==> flow/design.v <==
module FpCustomAddSub 
# (
	parameter	ManWidth	=	16,
	parameter	ExpWidth	=	6
)
(Rst_i,Clk_i,A_i,B_i,AddSub_i,Nd_i,Result_o,ResultValid_o);	
	function integer Log2;
	input integer value;
		begin
			Log2 = 0;
			while (value > 1) begin
				value   = value >> 1;
				Log2    = Log2 + 1;
			end
		end
	endfunction
	localparam	InOutWidth	=	1+ExpWidth+ManWidth;
	localparam	ExtManWidth	=	ManWidth+1;
	localparam	Stages	=	Log2(InOutWidth);
	input	Rst_i;
	input	Clk_i;
	input	[InOutWidth-1:0]	A_i;
	input	[InOutWidth-1:0]	B_i;
	input	AddSub_i;
	input	Nd_i;
	output	[InOutWidth-1:0]	Result_o;
	output	ResultValid_o;
	wire	signB	=	B_i[InOutWidth-1]^AddSub_i;
	wire	[InOutWidth-2:0]	absA	=	A_i[InOutWidth-2:0];
	wire	[InOutWidth-2:0]	absB	=	B_i[InOutWidth-2:0];
	reg		[InOutWidth-1:0]	muxA;
	reg		[InOutWidth-1:0]	muxB;
	reg	impliedA;
	reg	impliedB;
	reg	[InOutWidth-1:0]	muxAReg;
	reg	[InOutWidth-1:0]	muxBReg;
	reg	[ExpWidth-1:0]		expDiff;
	reg	addSubOrepation;
	wire	[ManWidth:0]	manA	=	{impliedA,	muxAReg[ManWidth-1:0]};
	wire	[ManWidth:0]	manB	=	{impliedB,	muxBReg[ManWidth-1:0]};
	reg	[ManWidth:0]	manANorm;
	reg	[ManWidth:0]	manBNorm;
	reg	addSubOrepationReg;
	reg	[ExtManWidth:0]	manSum;
	wire	[Stages-1:0]	distance;
	wire	[ExtManWidth+1:0]	dataArray	[0:Stages];
	wire	[Stages+1:0]	distanceR	=	{2'b00,distanceR1};
	reg		[ExtManWidth-1:0]	manSumReg;
	wire	[ExtManWidth-1:0]	normCMan	=	manSumReg	<<	distanceR1[Stages-1:0];	 
	reg	[ManWidth-1:0]	manC;
	reg	[ExpWidth-1:0]	expAPipe	[0:4];
	reg	[ExpWidth-1:0]	expC;
	reg	[4:0]	signC;
	reg	[8:0]	valid;
	assign  dataArray [0]	=	manSum;		
	assign	Result_o	=	{signC[4],expC,manC};
	assign	ResultValid_o	=	valid[4];
	always	@(*)	begin
		if	(absA<absB)	begin
			muxA	<=	{signB,absB};
			muxB	<=	{A_i[InOutWidth-1],absA};
		end	else	begin
			muxA	<=	{A_i[InOutWidth-1],absA};
			muxB	<=	{signB,absB};
		end 
	end
	always	@(posedge	Clk_i)	begin
		if	(muxA	[InOutWidth-2 -:ExpWidth]	==	8'h00)	begin	 
			impliedA	<=	1'b0;	 
		end	else	begin
			impliedA	<=	1'b1;	 
		end
		if	(muxB	[InOutWidth-2 -:ExpWidth]	==	8'h00)	begin	 
			impliedB	<=	1'b0;
		end	else	begin
			impliedB	<=	1'b1;
		end
		muxAReg	<=	muxA;
		muxBReg	<=	muxB;
		expDiff	<=	muxA[InOutWidth-2 -:ExpWidth]	-	muxB[InOutWidth-2 -:ExpWidth];	 
		addSubOrepation	<=	muxA[InOutWidth-1]	^	muxB[InOutWidth-1];	 
	end
	always	@(posedge	Clk_i)	begin
		manANorm	<=	manA;
		manBNorm	<=	manB	>>	expDiff;	 
		addSubOrepationReg <= addSubOrepation;
	end
	always	@(posedge	Clk_i)	begin
		if	(Rst_i)	begin
			manSum	<=	{ExtManWidth{1'b0}};
		end	else	if	(!addSubOrepationReg)	begin
			manSum	<=	{1'b0,	manANorm}	+	{1'b0,	manBNorm};
		end	else	begin
			manSum	<=	{1'b0,	manANorm}	-	{1'b0,	manBNorm};
		end
	end
	genvar	i;
	generate	
		for (i=0; i<Stages; i=i+1)	begin: searchMSB
			wire [ExtManWidth+1:0] dataIn;	
			wire [ExtManWidth+1:0] shitedDataOut;
			wire [ExtManWidth+1:0] dataOut;
			assign  dataIn = dataArray[i];
			wire    shiftDesired = ~|(dataIn[ExtManWidth+1:ExtManWidth+1-(1 << (Stages-1-i))]);
			assign  distance[(Stages-1-i)] = shiftDesired;		
			assign  shitedDataOut = dataIn << (1 << (Stages-1-i));	
			assign  dataOut = shiftDesired ? shitedDataOut : dataIn;	
			assign  dataArray[i+1] = dataOut;
		end
		reg	[Stages-1:0]	distanceR1;
		always	@(posedge	Clk_i)	begin
			distanceR1	<=	distance;
		end
	endgenerate	
	always	@(posedge	Clk_i)	begin
		manSumReg	<=	manSum	[ExtManWidth-1 -:ExtManWidth];
	end
	always	@(posedge	Clk_i)	begin
		if	(Rst_i)	begin
			manC	<=	{ManWidth{1'b0}};
		end	else	begin
			manC	<=	normCMan	[ExtManWidth-1 -:ManWidth];	 
		end
	end
	always	@(posedge	Clk_i)	begin	
		expAPipe[0]	<=	muxA[InOutWidth-2 -:ExpWidth];	 
		expAPipe[1]	<=	expAPipe[0];
		expAPipe[2]	<=	expAPipe[1];
		expAPipe[3]	<=	expAPipe[2];
		expAPipe[4]	<=	expAPipe[3];
	end
	always	@(posedge	Clk_i)	begin
		if	(&distanceR1)	begin
			expC	<=	{ExpWidth{1'b0}};
		end	else	begin
			if	(expAPipe[3]	>=	distanceR)	begin
				expC	<=	expAPipe[3]-distanceR+1;			 
			end	else	begin
				expC	<=	{{ExpWidth+1{1'b0}},1'b1};
			end
		end	
	end
	always	@(posedge	Clk_i)	begin
		signC	<=	{signC[3:0],	muxA[InOutWidth-1]};
	end
	always	@(posedge	Clk_i)	begin
		valid	<=	{valid[7:0],Nd_i};
	end	
endmodule
--- tool output ---
Reports on FpCustomAddSub. Module FpCustomAddSub before and after one edit of its RTL, step after step. Lines under "before" count in the file above, lines under "after" in the edited file. "difference" is "after" less "before", of the values as shown; "relative change" is that difference over "before", in percent. Operators carry their Yosys type and port widths (W data, S select, Z words). Not given: --

Top module: FpCustomAddSub. Clock: Clk_i. Library: sky130hd. Timing corner: tt_025C_1v80.

Diff. The edit as a unified diff against the file above. This change comes from a script, not from a designer. The edited design behaves differently; no optimisation was intended.

```diff
@@ -109,7 +109,5 @@
 		end
 		reg	[Stages-1:0]	distanceR1;
-		always	@(posedge	Clk_i)	begin
-			distanceR1	<=	distance;
-		end
+		always @(*) distanceR1 = distance;
 	endgenerate	
 	always	@(posedge	Clk_i)	begin
```

After elaboration. Yosys after proc, flatten, opt, wreduce and memory -nomap, before mapping. Print and check cells are not counted. Equal cells are merged and count once.

Bit counts: elaborated cells (before 54, after 53, difference -1, relative change -1.85%); input port bits (before 50, after 50, difference 0, relative change 0.00%); flip-flop bits (word level) (before 171, after 167, difference -4, relative change -2.34%); output and inout port bits (before 24, after 24, difference 0, relative change 0.00%).

Cells by class: shifts and indexed selects (before 2, after 2, difference 0, relative change 0.00%); bitwise operators (before 3, after 3, difference 0, relative change 0.00%); multiplexer cells (before 9, after 9, difference 0, relative change 0.00%); reductions and logical operators (before 12, after 12, difference 0, relative change 0.00%); $add $sub $neg (before 5, after 5, difference 0, relative change 0.00%); magnitude comparators (before 2, after 2, difference 0, relative change 0.00%).

Operators with widths: $logic_not A1 Y1 (before 4, after 4, difference 0, relative change 0.00%); $mux W1 (before 3, after 3, difference 0, relative change 0.00%); $mux W19 (before 3, after 3, difference 0, relative change 0.00%); $logic_not A6 Y1 (before 2, after 2, difference 0, relative change 0.00%); $mux W23 (before 2, after 2, difference 0, relative change 0.00%); $reduce_or A2 Y1 (before 2, after 2, difference 0, relative change 0.00%); $xor A1 B1 Y1 (before 2, after 2, difference 0, relative change 0.00%); $add A17 B17 Y18 (before 1, after 1, difference 0, relative change 0.00%); $add A6 B2 Y6 const B (before 1, after 1, difference 0, relative change 0.00%); $ge A6 B4 Y1 (before 1, after 1, difference 0, relative change 0.00%); $lt A22 B22 Y1 (before 1, after 1, difference 0, relative change 0.00%); $mux W18 (before 1, after 1, difference 0, relative change 0.00%); $not A1 Y1 (before 1, after 1, difference 0, relative change 0.00%); $reduce_and A4 Y1 (before 1, after 1, difference 0, relative change 0.00%); $reduce_or A3 Y1 (before 1, after 1, difference 0, relative change 0.00%); $reduce_or A5 Y1 (before 1, after 1, difference 0, relative change 0.00%); $reduce_or A8 Y1 (before 1, after 1, difference 0, relative change 0.00%); $shl A17 B4 Y17 (before 1, after 1, difference 0, relative change 0.00%); $shr A17 B6 Y17 (before 1, after 1, difference 0, relative change 0.00%); $sub A17 B17 Y18 (before 1, after 1, difference 0, relative change 0.00%); $sub A6 B4 Y6 (before 1, after 1, difference 0, relative change 0.00%); $sub A6 B6 Y6 (before 1, after 1, difference 0, relative change 0.00%).

Logic depth. Depth = most cells in a row (Yosys ltp): at word level without a register or memory, in the mapped netlist without a sequential cell, where the memories' decode and read muxes count.

Logic depth: depth in word-level cells (before 8, after 11, difference +3, relative change +37.50%); ABC_AREA (before 0, after 0); mapped depth (before 17, after 17, difference 0, relative change 0.00%); gate-level depth less buffers (before 17, after 17, difference 0, relative change 0.00%).

Mapped cells and area. The flow's flattened synthesis, as Yosys stat reports it; memories are mapped. The netlist is that of the ABC_AREA named above (0 if unset); the other value can give another one.

Mapped netlist: buffers (before 33, after 35, difference +2, relative change +6.06%); chip area (Yosys) (mm^2) (before 0.0076699, after 0.0076573, difference -0.0000126, relative change -0.16%); sequential area (mm^2) (before 0.0034233, after 0.0033432, difference -0.0000801, relative change -2.34%); flip-flop cells (before 171, after 167, difference -4, relative change -2.34%); cells in the netlist (before 791, after 837, difference +46, relative change +5.82%).

Cell types: sky130_fd_sc_hd__o21ai_0 (before 28, after 59, difference +31, relative change +110.71%); sky130_fd_sc_hd__nand2_1 (before 44, after 62, difference +18, relative change +40.91%); sky130_fd_sc_hd__mux2_2 (before 17, after 6, difference -11, relative change -64.71%); sky130_fd_sc_hd__mux2_1 (before 11, after 0, difference -11, relative change -100.00%); sky130_fd_sc_hd__a21oi_1 (before 49, after 58, difference +9, relative change +18.37%); sky130_fd_sc_hd__a211oi_1 (before 26, after 18, difference -8, relative change -30.77%); sky130_fd_sc_hd__a31oi_1 (before 7, after 13, difference +6, relative change +85.71%); sky130_fd_sc_hd__o22ai_1 (before 5, after 11, difference +6, relative change +120.00%); sky130_fd_sc_hd__a21o_1 (before 7, after 12, difference +5, relative change +71.43%); sky130_fd_sc_hd__nand3_1 (before 4, after 9, difference +5, relative change +125.00%); sky130_fd_sc_hd__dfxtp_1 (before 171, after 167, difference -4, relative change -2.34%); sky130_fd_sc_hd__nor2_1 (before 84, after 88, difference +4, relative change +4.76%); sky130_fd_sc_hd__mux4_2 (before 5, after 1, difference -4, relative change -80.00%); sky130_fd_sc_hd__a22oi_1 (before 1, after 5, difference +4, relative change +400.00%); sky130_fd_sc_hd__nor4_2 (before 0, after 4, difference +4); sky130_fd_sc_hd__inv_1 (before 52, after 49, difference -3, relative change -5.77%); sky130_fd_sc_hd__clkbuf_1 (before 24, after 21, difference -3, relative change -12.50%); sky130_fd_sc_hd__nor4b_1 (before 5, after 2, difference -3, relative change -60.00%).

The list need not be complete.

Path before layout. Source: OpenSTA report_checks on the synthesized netlist (no wires, ideal clock, input and output delay 20% of the period each), path of least setup slack; recovery checks are left aside. Register names are those of the netlist, which keeps one name where synthesis merged equal registers.

Timing path after synthesis: path kind (before in2reg, after in2reg); start (before in B_i[17], after in B_i[20]); end (before reg expDiff[4], after reg expDiff[4]); driving pins on the path (before 15, after 16, difference +1, relative change +6.67%); input delay (ns) (before 0.900, after 0.900, difference 0.000, relative change 0.00%); arrival time (ns) (before 3.701, after 3.423, difference -0.278, relative change -7.51%); data required time (ns) (before 4.397, after 4.428, difference +0.031, relative change +0.71%); setup time (ns) (before 0.103, after 0.072, difference -0.031); buffers on the path (before 2, after 1, difference -1, relative change -50.00%); period (ns) (before 4.5, after 4.5, difference 0.0, relative change 0.00%); path slack (ns) (before 0.695, after 1.005, difference +0.310); path delay (ns) (before 2.904, after 2.595, difference -0.309, relative change -10.64%); launch time at the first pin (ns) (before 0.900, after 0.900, difference 0.000, relative change 0.00%); synthesis period reached (ns) (before 3.805, after 3.495, difference -0.310, relative change -8.15%).

"path delay" is the arrival time less input delay plus setup time. "driving pins on the path": output pins that drive a net of the path, with the launching flip-flop's if there is one; two outputs of one cell count as two. "synthesis period reached" = period - worst setup slack (recovery checks aside). The figure is calculated, with input and output delays left at 20% of the set period. The rows between start and end are the longest chain of elaborated cells between them; the timing report does not say that the signal goes this way. Where chains are equally long, one stands for them. A line is the first line of the expression or statement that the cell stems from. Yosys adds cells for indexed reads and writes and turns some case tables into memories.

Between the ends, after synthesis, before:
Cells stage by stage: sky130_fd_sc_hd__inv_1 sky130_fd_sc_hd__ha_1 sky130_fd_sc_hd__and2_1 sky130_fd_sc_hd__a221o_1 sky130_fd_sc_hd__a221oi_2 sky130_fd_sc_hd__o21ai_2 sky130_fd_sc_hd__nor2_4 sky130_fd_sc_hd__buf_2 sky130_fd_sc_hd__buf_2 sky130_fd_sc_hd__and3_1 sky130_fd_sc_hd__nor2_1 sky130_fd_sc_hd__ha_1 sky130_fd_sc_hd__o21ai_1 sky130_fd_sc_hd__mux2i_1 sky130_fd_sc_hd__a2111oi_2. Under length of the longest elaborated chain stands 3. For elaborated cells on any way between the ends the number is 4. The entry for RTL lines with such cells reads 2. Classes of those cells: add/sub: 1; compare: 1; mux: 2.

RTL lines, path after synthesis, before: start, declared (line 23) `input [InOutWidth-1:0] B_i;`; $lt A22 B22 Y1 (line 59) `if (absA<absB) begin`; $mux W23 (line 59); $sub A6 B6 Y6 (line 80) `expDiff <= muxA[InOutWidth-2 -:ExpWidth] - muxB[InOutWidth-2 -:ExpWidth];`; end, assigned (line 80); end, declared (line 37) `reg [ExpWidth-1:0] expDiff;`.

Between the ends, after synthesis, after:
Cells stage by stage: sky130_fd_sc_hd__inv_1 sky130_fd_sc_hd__ha_1 sky130_fd_sc_hd__buf_4 sky130_fd_sc_hd__nand4_2 sky130_fd_sc_hd__nor4_2 sky130_fd_sc_hd__o211ai_1 sky130_fd_sc_hd__o21ai_2 sky130_fd_sc_hd__nor2_2 sky130_fd_sc_hd__or3_4 sky130_fd_sc_hd__o21a_1 sky130_fd_sc_hd__ha_1 sky130_fd_sc_hd__inv_1 sky130_fd_sc_hd__o221ai_1 sky130_fd_sc_hd__a21o_1 sky130_fd_sc_hd__a21oi_1 sky130_fd_sc_hd__xnor2_1. Under length of the longest elaborated chain stands 3. For elaborated cells on any way between the ends the number is 4. The entry for RTL lines with such cells reads 2. Classes of those cells: add/sub: 1; compare: 1; mux: 2.

RTL lines, path after synthesis, after: start, declared (line 23) `input [InOutWidth-1:0] B_i;`; $lt A22 B22 Y1 (line 59) `if (absA<absB) begin`; $mux W23 (line 59); $sub A6 B6 Y6 (line 80) `expDiff <= muxA[InOutWidth-2 -:ExpWidth] - muxB[InOutWidth-2 -:ExpWidth];`; end, assigned (line 80); end, declared (line 37) `reg [ExpWidth-1:0] expDiff;`.

Timing after layout. From the final timing report of the runs of pair 1: the path of least setup slack in the routed layout; clock arrival at registers is part of the times.

Timing path after layout: path kind (before reg2reg, after in2reg); start (before reg manBNorm[0], after in B_i[19]); end (before reg manSum[17], after reg expDiff[4]); input delay (ns) (after 0.90); arrival time (ns) (before 4.14, after 4.16, difference +0.02, relative change +0.48%); period (ns) (before 4.5, after 4.5, difference 0.0, relative change 0.00%); setup time (ns) (before 0.07, after 0.06, difference -0.01); data required time (ns) (before 4.85, after 4.85, difference 0.00, relative change 0.00%); buffers on the path (before 0, after 1, difference +1); path slack (ns) (before 0.71, after 0.70, difference -0.01); launch time at the first pin (ns) (before 0.42, after 0.90, difference +0.48, relative change +114.29%); driving pins on the path (before 16, after 16, difference 0, relative change 0.00%).

The rows between start and end are the longest chain of elaborated cells between them; the timing report does not say that the signal goes this way. Where chains are equally long, one stands for them. At most two assigning lines are given for a register; there are more.

Between the ends, after layout, before:
Cells stage by stage: sky130_fd_sc_hd__dfxtp_1 sky130_fd_sc_hd__inv_1 sky130_fd_sc_hd__ha_1 sky130_fd_sc_hd__nand2b_1 sky130_fd_sc_hd__or4_1 sky130_fd_sc_hd__nor3_1 sky130_fd_sc_hd__a21oi_1 sky130_fd_sc_hd__xnor2_1 sky130_fd_sc_hd__ha_1 sky130_fd_sc_hd__a21o_1 sky130_fd_sc_hd__a21o_1 sky130_fd_sc_hd__a211oi_1 sky130_fd_sc_hd__a21oi_1 sky130_fd_sc_hd__o211a_1 sky130_fd_sc_hd__or3_1 sky130_fd_sc_hd__a21oi_1. Under length of the longest elaborated chain stands 2. For elaborated cells on any way between the ends the number is 3. The entry for RTL lines with such cells reads 3. Classes of those cells: add/sub: 2; mux: 1.

RTL lines, path after layout, before: start, declared (line 42) `reg [ManWidth:0] manBNorm;`; start, assigned (line 85) `manBNorm <= manB >> expDiff;`; $add A17 B17 Y18 (line 92) `manSum <= {1'b0, manANorm} + {1'b0, manBNorm};`; $mux W18 (line 91) `end else if (!addSubOrepationReg) begin`; end, assigned (line 92); end, assigned (line 94) `manSum <= {1'b0, manANorm} - {1'b0, manBNorm};`; end, declared (line 44) `reg [ExtManWidth:0] manSum;`.

Between the ends, after layout, after:
Cells stage by stage: sky130_fd_sc_hd__clkdlybuf4s50_1 sky130_fd_sc_hd__inv_1 sky130_fd_sc_hd__ha_1 sky130_fd_sc_hd__nand4_2 sky130_fd_sc_hd__nor4_2 sky130_fd_sc_hd__o211ai_1 sky130_fd_sc_hd__o21ai_2 sky130_fd_sc_hd__nor2_2 sky130_fd_sc_hd__or3_4 sky130_fd_sc_hd__o21a_1 sky130_fd_sc_hd__ha_1 sky130_fd_sc_hd__inv_1 sky130_fd_sc_hd__o221ai_1 sky130_fd_sc_hd__a21o_1 sky130_fd_sc_hd__a21oi_1 sky130_fd_sc_hd__xnor2_1. Under length of the longest elaborated chain stands 3. For elaborated cells on any way between the ends the number is 4. The entry for RTL lines with such cells reads 2. Classes of those cells: add/sub: 1; compare: 1; mux: 2.

RTL lines, path after layout, after: start, declared (line 23) `input [InOutWidth-1:0] B_i;`; $lt A22 B22 Y1 (line 59) `if (absA<absB) begin`; $mux W23 (line 59); $sub A6 B6 Y6 (line 80) `expDiff <= muxA[InOutWidth-2 -:ExpWidth] - muxB[InOutWidth-2 -:ExpWidth];`; end, assigned (line 80); end, declared (line 37) `reg [ExpWidth-1:0] expDiff;`.

Measured runs. Both versions went through the flow (Yosys, OpenROAD) with the same settings in each pair. Constraints: input delay and output delay 20% of the set period each, output load 0.01 pF.

Flow settings, pair 1:
The figure for CORE_UTILIZATION is 40. period_ns: 4.5. Under CAP_MARGIN stands 20. The entry for CORE_MARGIN reads 2. The figure for SLEW_MARGIN is 20.

Final reports, pair 1: period achieved (ns) (before 3.794, after 3.803, difference +0.009, relative change +0.24%); worst hold slack in the final report (ns) (before 0.321, after 0.323, difference +0.002); total design power (uW) (before 5943, after 6366, difference +423, relative change +7.12%); die area (mm^2) (before 0.0202977, after 0.0202664, difference -0.0000313, relative change -0.15%); chip area in the Yosys report (mm^2) (before 0.0076699, after 0.0076573, difference -0.0000126, relative change -0.16%); summed negative setup slack (ns) (before 0.000, after 0.000, difference 0.000); setup slack of the worst path (ns) (before 0.706, after 0.697, difference -0.009); utilization in the final report (%) (before 49.1, after 48.9, difference -0.2); standard-cell area of the final layout (mm^2) (before 0.0092113, after 0.0091763, difference -0.0000350, relative change -0.38%).

Flow settings, pair 2:
The entry for ABC_AREA reads 1. Under CAP_MARGIN stands 20. CELL_PAD_IN_SITES_GLOBAL_PLACEMENT: 0. The figure for CORE_ASPECT_RATIO is 0.99. The entry for CORE_MARGIN reads 4. The figure for CORE_UTILIZATION is 42. The figure for CTS_CLUSTER_SIZE is 40. Under GPL_TIMING_DRIVEN stands 1. PLACE_DENSITY_LB_ADDON: 0.19. Under SETUP_SLACK_MARGIN stands -0.1. For TNS_END_PERCENT the number is 95. period_ns: 2.19. The figure for SLEW_MARGIN is 20.

Final reports, pair 2: period achieved (ns) (before 2.618, after 2.740, difference +0.122, relative change +4.66%); worst hold slack in the final report (ns) (before 0.323, after 0.326, difference +0.003); total design power (uW) (before 14989, after 18042, difference +3053, relative change +20.37%); die area (mm^2) (before 0.0204972, after 0.0207557, difference +0.0002585, relative change +1.26%); chip area in the Yosys report (mm^2) (before 0.0076736, after 0.0077762, difference +0.0001026, relative change +1.34%); summed negative setup slack (ns) (before -2.702, after -6.267, difference -3.565); setup slack of the worst path (ns) (before -0.428, after -0.550, difference -0.122); utilization in the final report (%) (before 63.3, after 66.8, difference +3.5); standard-cell area of the final layout (mm^2) (before 0.0112082, after 0.0121216, difference +0.0009134, relative change +8.15%).

"period achieved": clock period set for the run, less the worst setup slack. It is reckoned from that one timing run; input and output delays stay at 20% of the period that was set. "total design power" is the tool's figure for a default switching activity; nothing was simulated.
--- end ---
